==> flow/design.v <==
`timescale 1ns / 1ps
module pcpu(
 input wire clock, enable, reset, start,
 input wire [15:0] d_datain,   
 input wire [15:0] i_datain,   
 output  [7:0] i_addr,
 output  [7:0] d_addr,
 output  [15:0] d_dataout,
 output  d_we
    );
reg [15:0] gr [7:0];
reg nf, zf, cf;
reg cf_q;
reg state, next_state;
reg dw;
reg [7:0] pc;
reg [15:0] id_ir;
reg [15:0] wb_ir;
reg [15:0] ex_ir;
reg [15:0] mem_ir;
reg [15:0] smdr;
reg [15:0] smdr1;
reg signed [15:0] reg_C1;
reg signed [15:0] reg_A;
reg signed [15:0] reg_B;
reg signed [15:0] reg_C;
reg signed [15:0] ALUo;
reg signed [15:0] alu_last;
always @(posedge clock)
	begin
		if (!reset)
			state <= 1'b0;
		else
			state <= next_state;
	end
always @(*)
	begin
		case (state)
			1'b0 : 
				if ((enable == 1'b1) 
				&& (start == 1'b1))
					next_state = 1'b1;
				else	
					next_state = 1'b0;
			1'b1 :
				if ((enable == 1'b0) 
				|| (wb_ir[15:11] == 5'b00001))
					next_state = 1'b0;
				else
					next_state = 1'b1;
		endcase
	end
assign i_addr = pc;  
always @(posedge clock or negedge reset)
	begin
		if (!reset)
			begin
            id_ir <= 16'b0;
            pc <= 8'b0;
			end
		else if (state ==1'b1)
		begin
			if((i_datain[15:11] == 5'b01000 
				||i_datain[15:11] == 5'b10001
				||i_datain[15:11] == 5'b01011
				||i_datain[15:11] == 5'b10111 
				||i_datain[15:11] == 5'b01100 
				||i_datain[15:11] == 5'b01101 
				||i_datain[15:11] == 5'b01111 
				||i_datain[15:11] == 5'b01110) 
			  &&( (id_ir[15:11] == 5'b00010 && (id_ir[10:8]  == i_datain[6:4] || id_ir[10:8]  == i_datain[2:0])) 
			    ||(ex_ir[15:11] == 5'b00010 && (ex_ir[10:8]  == i_datain[6:4] || ex_ir[10:8]  == i_datain[2:0]))
				)
			  )  
			    begin
				   id_ir <= 16'b0;
				   pc <= pc;   
			    end		  			
  			else if (( i_datain[15:11] == 5'b00100
			         ||i_datain[15:11] == 5'b00110
					 ||i_datain[15:11] == 5'b00101
					 ||i_datain[15:11] == 5'b00111
					 ||i_datain[15:11] == 5'b00011)
                    &&((id_ir[15:11] == 5'b00010 &&(id_ir[10:8]  == i_datain[6:4])) 
					  ||(ex_ir[15:11] == 5'b00010 &&(ex_ir[10:8]  == i_datain[6:4]))
					  )
					)
					begin
					   id_ir <= 16'b0;
					   pc <= pc;   
					end 
			else if(id_ir[15:14] == 2'b11 || ex_ir[15:14] == 2'b11)
			        begin
				       id_ir <= 16'b0;
					   pc <= pc;   
					end 
			else
			  begin
				if(((mem_ir[15:11] == 5'b11010)
					&& (zf == 1'b1)) 
				|| ((mem_ir[15:11] == 5'b11011)
					&& (zf == 1'b0)))
				begin
					id_ir <= 16'b0;
					pc <= reg_C[7:0];
				end
				else if(((mem_ir[15:11] == 5'b11100)
					&& (nf == 1'b1)) 
				|| ((mem_ir[15:11] == 5'b11101)
					&& (nf == 1'b0)))
				begin
					id_ir <= 16'b0;
					pc <= reg_C[7:0];
				end
				else if(((mem_ir[15:11] == 5'b11110)
					&& (cf == 1'b1)) 
				|| ((mem_ir[15:11] == 5'b11111)
					&& (cf == 1'b0)))
				begin
					id_ir <= 16'b0;
					pc <= reg_C[7:0];
				end
				else if((mem_ir[15:11] == 5'b11000)			
				|| (mem_ir[15:11] == 5'b11001))
				begin
					id_ir <= 16'b0;
					pc <= reg_C[7:0];
				end
				else
				begin
				    id_ir <= i_datain;
					pc <= pc + 1;
				end
			  end   
		end  
	end  
always @(posedge clock or negedge reset) 
    begin
	    if (!reset)
			begin
				ex_ir <= 16'b0;
				reg_A <= 16'b0;
				reg_B <= 16'b0;
				smdr <= 16'b0;
			end
		else if (state == 1'b1)
			begin
				ex_ir <= id_ir;
				 if ((id_ir[15:14] == 2'b11 && id_ir[15:11] != 5'b11000) 
				|| (id_ir[15:11] == 5'b10000)
				|| (id_ir[15:11] == 5'b01001)
				|| (id_ir[15:11] == 5'b10011))
					reg_A <= gr[id_ir[10:8]];
				else if (id_ir[15:11] == 5'b00010) 
					reg_A <= gr[id_ir[6:4]];
				 else if(id_ir[6:4] == ex_ir[10:8])
				      reg_A <= ALUo;
			    else if(id_ir[6:4] == wb_ir[10:8]) 
				      reg_A <= reg_C1;
			    else if(id_ir[6:4] == mem_ir[10:8]) 
				      reg_A <= reg_C;
				else 
					reg_A <= gr[id_ir[6:4]];
			  if (id_ir[15:11] == 5'b00011)
					begin
						reg_B <= {12'b0000_0000_0000, id_ir[3:0]};  
						smdr <= gr[id_ir[10:8]];  
			      end
				else if(id_ir[2:0] == ex_ir[10:8])
				      reg_B <= ALUo;
			    else if(id_ir[2:0] == wb_ir[10:8]) 
				      reg_B <= reg_C1;
			    else if(id_ir[2:0] == mem_ir[10:8]) 
				      reg_B <= reg_C;
				else if  ((id_ir[15:11] == 5'b01000)
                || (id_ir[15:11] == 5'b10001)
				    || (id_ir[15:11] == 5'b01011)
				    || (id_ir[15:11] == 5'b10111)
				    || (id_ir[15:11] == 5'b01100)
					 || (id_ir[15:11] == 5'b01101)
					 || (id_ir[15:11] == 5'b01111)
					 || (id_ir[15:11] == 5'b01110))
					reg_B <= gr[id_ir[2:0]];
			end
	end		
always @ (*) 
    begin
		ALUo = alu_last;
		cf = cf_q;
		if  (ex_ir[15:11] == 5'b11000)
			ALUo = {8'b0, ex_ir[7:0]};
		else if  (ex_ir[15:14] == 2'b11)
		    ALUo = reg_A + {8'b0, ex_ir[7:0]};
		else 
		begin
			case(ex_ir[15:11])
			5'b00010: ALUo = reg_A + {12'b0000_0000_0000, ex_ir[3:0]};
			5'b00011: ALUo = reg_A + reg_B;
			5'b10000: {cf, ALUo} = reg_A + { ex_ir[7:0], 8'b0 };
			5'b01000: {cf, ALUo} = reg_A + reg_B;
			5'b01001:{cf, ALUo} = reg_A + { 8'b0, ex_ir[7:0] };
			5'b10001: {cf, ALUo} = reg_A + reg_B + cf_q;
			5'b01011: {cf, ALUo} = {{1'b0, reg_A} - reg_B};
			5'b10011: {cf, ALUo} = {1'b0, reg_A }- { 8'b0, ex_ir[7:0] };
			5'b10111:{cf, ALUo} = {{1'b0, reg_A} - reg_B - cf_q};
			5'b01100: {cf, ALUo} = {{1'b0, reg_A} - reg_B};
			5'b01101: {cf, ALUo} = {1'b0, reg_A & reg_B};
			5'b01111: {cf, ALUo} = {1'b0, reg_A | reg_B};
			5'b01110: {cf, ALUo} = {1'b0, reg_A ^ reg_B};
			5'b00100: {cf, ALUo} = {reg_A[4'b1111 - ex_ir[3:0]], reg_A << ex_ir[3:0]};
			5'b00110: {cf, ALUo} = {reg_A[ex_ir[3:0] - 4'b0001], reg_A >> ex_ir[3:0]};
			5'b00101: {cf, ALUo} = {reg_A[ex_ir[3:0] - 4'b0001], reg_A <<< ex_ir[3:0]};
			5'b00111: {cf, ALUo} = {reg_A[4'b1111 - ex_ir[3:0]], reg_A >>> ex_ir[3:0]};
			default: begin
					 end
        endcase								
		end
 end
always @(posedge clock or negedge reset)
    begin
	    if (!reset)
			begin
				alu_last <= 16'b0;
				cf_q <= 1'b0;
			end
		else if (state == 1'b1)
			begin
				alu_last <= ALUo;
				cf_q <= cf;
			end
	end
always @(posedge clock or negedge reset) 
    begin
	    if (!reset)
			begin
				mem_ir <= 16'b0;
				reg_C <= 16'b0;
				dw <= 0;
				nf <= 0;
				zf <= 0;
				smdr1 <= 16'b0;
			end
		else if (state == 1'b1)
			begin
				mem_ir <= ex_ir;
				reg_C <= ALUo;
				if (ex_ir[15:11] == 5'b00011)
					begin
						dw <= 1'b1;
						smdr1 <= smdr;
					end
				else if(ex_ir[15:14] != 2'b11 && ex_ir[15:11] != 5'b00010)
				     begin
				       zf <= (ALUo == 0)? 1:0;
					   nf <= (ALUo[15] == 1'b1)? 1:0;
						dw <= 1'b0;
				     end	
            else		
                 dw <= 1'b0;				
			end		
    end
assign d_dataout = smdr1;
assign d_we = dw;
assign d_addr = reg_C[7:0];
always @(posedge clock or negedge reset) 
    begin
	    if (!reset)
			begin
				wb_ir <= 16'b0;
				reg_C1 <= 16'b0;
			end
		else if (state == 1'b1)
			begin
				wb_ir <= mem_ir;			
				if (mem_ir[15:11] == 5'b00010)
					reg_C1 <= d_datain;
				else if(mem_ir[15:14] != 2'b11)
					reg_C1 <= reg_C;				
			end			
	end
always @(posedge clock or negedge reset) 
    begin
	    if (!reset)
			begin
			   gr[0] <= 16'b0;
				gr[1] <= 16'b0;
				gr[2] <= 16'b0;
				gr[3] <= 16'b0;
				gr[4] <= 16'b0;
				gr[5] <= 16'b0;
				gr[6] <= 16'b0;
				gr[7] <= 16'b0;
			end			
		else if (state == 1'b1)
			begin
				if ((wb_ir[15:14] != 2'b11) 
				   &&(wb_ir[15:11] != 5'b00011)		  
				   &&(wb_ir[15:11] != 5'b01100)
				)
					gr[wb_ir[10:8]] <= reg_C1;
			end	
   end
endmodule
# Reports on pcpu
# The steps from the RTL of pcpu to its reports follow in flow order.
# Line numbers count from 1 in the design file above.
# A cell with -- has no value.
dict set report design {
  design {pcpu}
  clock_port {clock}
  lib {sky130hd}
  corner {tt_025C_1v80}
}

# Word-level counts
# Yosys after proc, flatten, opt, wreduce and memory -nomap, before mapping. Print and check cells are not counted.
dict set report word_totals {
  reg_bits 301
  inputBits 36
  output_inout_bits 33
  word_cells 268
}
dict set report classes {
  add_sub_neg 14
  n_eq 101
  shift 6
  mux 38
  bitwise 12
  n_reduce_logical 73
}
# op n
set ops {}
lappend ops {{16-bit case mux with 8-bit select} 3}
lappend ops {{16-bit two-way mux} 21}
lappend ops {{16-bit case mux with 16-bit select} 1}
lappend ops {{5-bit by 4-bit equality test with 1-bit output with constant B} 20}
lappend ops {{5-bit equality test with constant B} 19}
lappend ops {{16-bit by 16-bit adder with 17-bit output} 3}
lappend ops {{3-bit equality test with constant B} 16}
lappend ops {{5-bit by 3-bit equality test with 1-bit output with constant B} 8}
lappend ops {{16-bit by 4-bit variable part select with 1-bit output} 2}
lappend ops {{8-bit two-way mux} 4}
lappend ops {{1-bit logical OR} 31}
lappend ops {{3-bit equality test} 10}
lappend ops {{5-bit by 2-bit equality test with 1-bit output with constant B} 6}
lappend ops {{3-bit AND reduction} 9}
lappend ops {{3-bit by 2-bit equality test with 1-bit output with constant B} 8}
lappend ops {{1-bit logical AND} 17}
lappend ops {{16-bit by 16-bit subtractor with 17-bit output} 1}
lappend ops {{16-bit by 8-bit adder with 17-bit output} 1}
lappend ops {{16-bit by 8-bit subtractor with 17-bit output} 1}
lappend ops {{17-bit by 1-bit adder with 17-bit output} 1}
lappend ops {{17-bit by 1-bit subtractor with 17-bit output} 1}
lappend ops {{16-bit adder} 1}
lappend ops {{16-bit AND} 1}
lappend ops {{16-bit bitwise OR} 1}
lappend ops {{16-bit bitwise XOR} 1}
lappend ops {{16-bit by 4-bit adder with 16-bit output} 1}
lappend ops {{16-bit by 4-bit left shift with 16-bit output} 1}
lappend ops {{16-bit by 4-bit right shift with 16-bit output} 1}
# Other operator kinds: 25; their cells: 54.

# Depth
# Yosys ltp: most cells in a row. Word level: on the elaborated netlist, between registers, memories and ports. Mapped: between sequential cells and ports; inverters and the memories' decode and read muxes count.
dict set report logic_depth {
  word_depth 14
  abc_area 0
  depth_mapped 19
  ltp_nobuf 15
}

# Netlist
# Source: synth_stat.txt of the flow (Yosys; design flattened, memories mapped). It holds for the ABC_AREA given above (unset counts as 0); a run with the other value may have another netlist.
dict set report mapped {
  mapped_cells 2745
  area_mm2 0.0241444
  flip_flops 285
  buf_cells 242
}
# cell n area_total_um2
set types {}
lappend types {sky130_fd_sc_hd__dfrtp_1 284 7.11E+03}
lappend types {sky130_fd_sc_hd__mux2_2 205 2.31E+03}
lappend types {sky130_fd_sc_hd__mux4_2 58 1.31E+03}
lappend types {sky130_fd_sc_hd__ha_1 77 963.424}
lappend types {sky130_fd_sc_hd__o21ai_0 190 950.912}
lappend types {sky130_fd_sc_hd__mux2i_1 90 900.864}
lappend types {sky130_fd_sc_hd__a21oi_1 176 880.845}
lappend types {sky130_fd_sc_hd__nor2_1 223 837.053}
lappend types {sky130_fd_sc_hd__nand2_1 202 758.227}
lappend types {sky130_fd_sc_hd__clkbuf_1 193 724.445}
lappend types {sky130_fd_sc_hd__xnor2_1 64 560.538}
lappend types {sky130_fd_sc_hd__o211ai_1 63 472.954}
lappend types {sky130_fd_sc_hd__a22o_1 40 350.336}
lappend types {sky130_fd_sc_hd__a211oi_1 46 345.331}
lappend types {sky130_fd_sc_hd__inv_1 90 337.824}
lappend types {sky130_fd_sc_hd__nand3_1 58 290.278}
lappend types {sky130_fd_sc_hd__a221oi_1 31 271.51}
lappend types {sky130_fd_sc_hd__nor3_1 51 255.245}
# Other cell types: 77; their cells: 604.

# Path before layout
# OpenSTA on the mapped netlist: ideal clock, no wires. The path of least setup slack (recovery checks aside). Input and output delay are each 20% of the period. Register names are those of the netlist, which keeps one name where synthesis merged equal registers.
dict set report synth_path {
  kind {flip-flop to flip-flop}
  start {reg ex_ir[2]}
  end {reg id_ir[10]}
  period_ps 8000
  t_first_pin_ps 0
  arrival_ps 4659
  t_required_ps 7879
  slack_ps 3220
  delay_ps 4780
  driving_pins 20
  synth_period_reached_ps 4780
}
# "delay_ps" is the arrival time less input delay plus setup time.
# "driving_pins" counts driving pins, that of a launching flip-flop among them; a cell with two outputs on the path counts twice.
# "synth_period_reached_ps" is the clock period less the worst setup slack; recovery checks do not enter. This is arithmetic on one report: input and output delays are still those of the set period (20% each).
# Between the ends stands the longest chain of elaborated cells between them, by number of cells; it is not shown to be the way that was timed. Of several equally long chains one is given.
# Each line given opens the expression or statement behind the cell; cells for indexed reads and writes are added by Yosys, which also makes memories of some case tables.
# A register here has more assigning lines than the two given.
dict set report synth_between {
  cell_sequence {sky130_fd_sc_hd__dfrtp_1 > sky130_fd_sc_hd__inv_1 > sky130_fd_sc_hd__clkbuf_1 > sky130_fd_sc_hd__buf_1 > sky130_fd_sc_hd__clkbuf_1 > sky130_fd_sc_hd__ha_1 > sky130_fd_sc_hd__clkbuf_1 > sky130_fd_sc_hd__nand2b_1 > sky130_fd_sc_hd__a21oi_1 > sky130_fd_sc_hd__o211ai_1 > sky130_fd_sc_hd__a2111oi_0 > sky130_fd_sc_hd__nor2_1 > sky130_fd_sc_hd__o41ai_1 > sky130_fd_sc_hd__nor4_1 > sky130_fd_sc_hd__a311oi_2 > sky130_fd_sc_hd__nor3_4 > sky130_fd_sc_hd__and2_4 > sky130_fd_sc_hd__buf_6 > sky130_fd_sc_hd__buf_8 > sky130_fd_sc_hd__a22o_1}
  elab_chain_cells 14
  cone_cells 20
  cone_classes {add/sub (5); shift (2); mux (9); logic (1); reduce/logical (3)}
}
# element line
set synth_lines {}
lappend synth_lines {{start, declared} 19} ;# reg [15:0] ex_ir;
lappend synth_lines {{start, assigned} 141} ;# ex_ir <= 16'b0;
lappend synth_lines {{start, assigned} 148} ;# ex_ir <= id_ir;
lappend synth_lines {{4-bit subtractor} 213} ;# 5'b00111: {cf, ALUo} = {reg_A[4'b1111 - ex_ir[3:0]], reg_A >>> ex_ir[3:0]};
lappend synth_lines {{16-bit by 4-bit variable part select with 1-bit output} 213}
lappend synth_lines {{1-bit case mux with 10-bit select} 196} ;# case(ex_ir[15:11])
lappend synth_lines {{1-bit two-way mux} 192} ;# else if (ex_ir[15:14] == 2'b11)
lappend synth_lines {{1-bit two-way mux} 190} ;# if (ex_ir[15:11] == 5'b11000)
lappend synth_lines {{1-bit inverter} 118} ;# && (cf == 1'b0)))
lappend synth_lines {{1-bit logical AND} 117} ;# || ((mem_ir[15:11] == 5'b11111)
lappend synth_lines {{1-bit logical OR} 115} ;# else if(((mem_ir[15:11] == 5'b11110)
lappend synth_lines {{16-bit two-way mux} 115}
lappend synth_lines {{16-bit two-way mux} 107} ;# else if(((mem_ir[15:11] == 5'b11100)
lappend synth_lines {{16-bit two-way mux} 99} ;# if(((mem_ir[15:11] == 5'b11010)
lappend synth_lines {{16-bit two-way mux} 92} ;# else if(id_ir[15:14] == 2'b11 || ex_ir[15:14] == 2'b11)
lappend synth_lines {{16-bit two-way mux} 79} ;# else if (( i_datain[15:11] == 5'b00100
lappend synth_lines {{16-bit two-way mux} 63} ;# if((i_datain[15:11] == 5'b01000
lappend synth_lines {{end, assigned} 58} ;# id_ir <= 16'b0;
lappend synth_lines {{end, assigned} 131} ;# id_ir <= i_datain;
lappend synth_lines {{end, declared} 17} ;# reg [15:0] id_ir;

# Path in the finished layout
# From the final timing report of flow run 1: the path of least setup slack in the routed layout; clock arrival at registers is part of the times.
# The path's times are printed in steps of 10 ps; the period is the one set.
dict set report layout_path {
  kind {flip-flop to flip-flop}
  start {reg reg_A[5]}
  end {reg pc[3]}
  period_ps 6340
  t_first_pin_ps 600
  arrival_ps 6140
  t_required_ps 6800
  slack_ps 660
  driving_pins 15
}
# Between the ends stands the longest chain of elaborated cells between them, by number of cells; it is not shown to be the way that was timed. Of several equally long chains one is given.
# A register here has more assigning lines than the two given.
dict set report layout_between {
  cell_sequence {sky130_fd_sc_hd__dfrtp_1 > sky130_fd_sc_hd__inv_1 > sky130_fd_sc_hd__ha_1 > sky130_fd_sc_hd__or3b_1 > sky130_fd_sc_hd__and3_1 > sky130_fd_sc_hd__a2111oi_0 > sky130_fd_sc_hd__a211oi_1 > sky130_fd_sc_hd__and2_0 > sky130_fd_sc_hd__or4b_4 > sky130_fd_sc_hd__o31ai_1 > sky130_fd_sc_hd__a311oi_2 > sky130_fd_sc_hd__nor3_4 > sky130_fd_sc_hd__buf_4 > sky130_fd_sc_hd__mux2i_1 > sky130_fd_sc_hd__a2bb2oi_1}
  elab_chain_cells 11
  cone_cells 20
  cone_classes {add/sub (8); shift (2); mux (6); logic (1); reduce/logical (3)}
}
# element line
set layout_lines {}
lappend layout_lines {{start, declared} 24} ;# reg signed [15:0] reg_A;
lappend layout_lines {{start, assigned} 153} ;# reg_A <= gr[id_ir[10:8]];
lappend layout_lines {{start, assigned} 155} ;# reg_A <= gr[id_ir[6:4]];
lappend layout_lines {{16-bit by 16-bit subtractor with 17-bit output} 205} ;# 5'b10111:{cf, ALUo} = {{1'b0, reg_A} - reg_B - cf_q};
lappend layout_lines {{17-bit by 1-bit subtractor with 17-bit output} 205}
lappend layout_lines {{1-bit case mux with 10-bit select} 196} ;# case(ex_ir[15:11])
lappend layout_lines {{1-bit two-way mux} 192} ;# else if (ex_ir[15:14] == 2'b11)
lappend layout_lines {{1-bit two-way mux} 190} ;# if (ex_ir[15:11] == 5'b11000)
lappend layout_lines {{1-bit inverter} 118} ;# && (cf == 1'b0)))
lappend layout_lines {{1-bit logical AND} 117} ;# || ((mem_ir[15:11] == 5'b11111)
lappend layout_lines {{1-bit logical OR} 115} ;# else if(((mem_ir[15:11] == 5'b11110)
lappend layout_lines {{8-bit two-way mux} 115}
lappend layout_lines {{8-bit two-way mux} 107} ;# else if(((mem_ir[15:11] == 5'b11100)
lappend layout_lines {{8-bit two-way mux} 99} ;# if(((mem_ir[15:11] == 5'b11010)
lappend layout_lines {{end, assigned} 95} ;# pc <= pc;
lappend layout_lines {{end, assigned} 105} ;# pc <= reg_C[7:0];
lappend layout_lines {{end, declared} 16} ;# reg [7:0] pc;

Subject: pcpu on sky130hd, stored results

Hello all,

2 stored runs of pcpu in the flow (synthesis by Yosys, layout by OpenROAD, sky130hd cells), in arbitrary order. Constraints: input delay and output delay 20% of the set period each, output load 0.01 pF.
"achievedPeriod_ps" is the run's clock period less its worst setup slack. It is reckoned from that one timing run; input and output delays stay at 20% of the period that was set.
By "critical_path_time_ps" is meant the share of the clock period that the worst setup path is allowed (20% is reserved at inputs, 20% at outputs), minus its slack. Clock arrival times at its registers enter into it.
By "fin_power_mw" is meant OpenSTA's value without simulated activity: inputs other than the clock are taken to toggle once in ten clock periods, and the tool carries that through the logic.
"critical_path_time_ps" is known to 10 ps.

[flow] flow run 1: files
==> flow/run.sh <==
#!/bin/bash
# the make line also repeats the synthesis and layout settings of config.mk as NAME=value (left out here)
make -C /OpenROAD-flow-scripts/flow DESIGN_CONFIG=/design/flow/config.mk WORK_HOME=/design/flow/orfs CLKGATE_MAP_FILE= finish
==> flow/config.mk <==
export PLATFORM = sky130hd
export DESIGN_NAME = pcpu
export DESIGN_NICKNAME = pcpu
export VERILOG_FILES = /design/flow/design.v
export SDC_FILE = /design/flow/constraint.sdc
export NUM_CORES = 4
export LEC_CHECK = 0
export CAP_MARGIN = 20
export CORE_MARGIN = 2
export CORE_UTILIZATION = 40
export PLACE_DENSITY = 0.6
export SETUP_SLACK_MARGIN = -0.35
export SLEW_MARGIN = 20
==> flow/constraint.sdc <==
create_clock -name core_clock -period 6.34 [get_ports {clock}]
set_input_delay 1.2680 -clock core_clock [delete_from_list [all_inputs] [get_ports {clock}]]
set_output_delay 1.2680 -clock core_clock [all_outputs]
set_load 0.01 [all_outputs]

[flow] flow run 1: metrics
[metrics] timing.setup.ws_ps = 655
[metrics] critical_path_time_ps = 5680
[metrics] worstPathKind = flip-flop to flip-flop
[metrics] fin_power_mw = 17.379
[metrics] achievedPeriod_ps = 5685
[metrics] finalUtil_pct = 44.5
[metrics] timing.hold.ws_ps = 484
[metrics] post_synth_area_mm2 = 0.0241444
[metrics] final_die_area_mm2 = 0.0623426

[flow] flow run 2: files
==> flow/run.sh <==
#!/bin/bash
# the make line also repeats the synthesis and layout settings of config.mk as NAME=value (left out here)
make -C /OpenROAD-flow-scripts/flow DESIGN_CONFIG=/design/flow/config.mk WORK_HOME=/design/flow/orfs CLKGATE_MAP_FILE= finish
==> flow/config.mk <==
export PLATFORM = sky130hd
export DESIGN_NAME = pcpu
export DESIGN_NICKNAME = pcpu
export VERILOG_FILES = /design/flow/design.v
export SDC_FILE = /design/flow/constraint.sdc
export NUM_CORES = 4
export LEC_CHECK = 0
export CAP_MARGIN = 35
export CELL_PAD_IN_SITES_DETAIL_PLACEMENT = 1
export CORE_ASPECT_RATIO = 0.57
export CORE_MARGIN = 2
export CORE_UTILIZATION = 60
export CTS_CLUSTER_SIZE = 24
export GPL_ROUTABILITY_DRIVEN = 0
export MAX_ROUTING_LAYER = met5
export MIN_ROUTING_LAYER = met1
export PLACE_DENSITY_LB_ADDON = 0.1
export SLEW_MARGIN = 5
==> flow/constraint.sdc <==
create_clock -name core_clock -period 5.51 [get_ports {clock}]
set_input_delay 1.1020 -clock core_clock [delete_from_list [all_inputs] [get_ports {clock}]]
set_output_delay 1.1020 -clock core_clock [all_outputs]
set_load 0.01 [all_outputs]

[flow] flow run 2: not finished: routing ended with error GRT-0232

Thanks
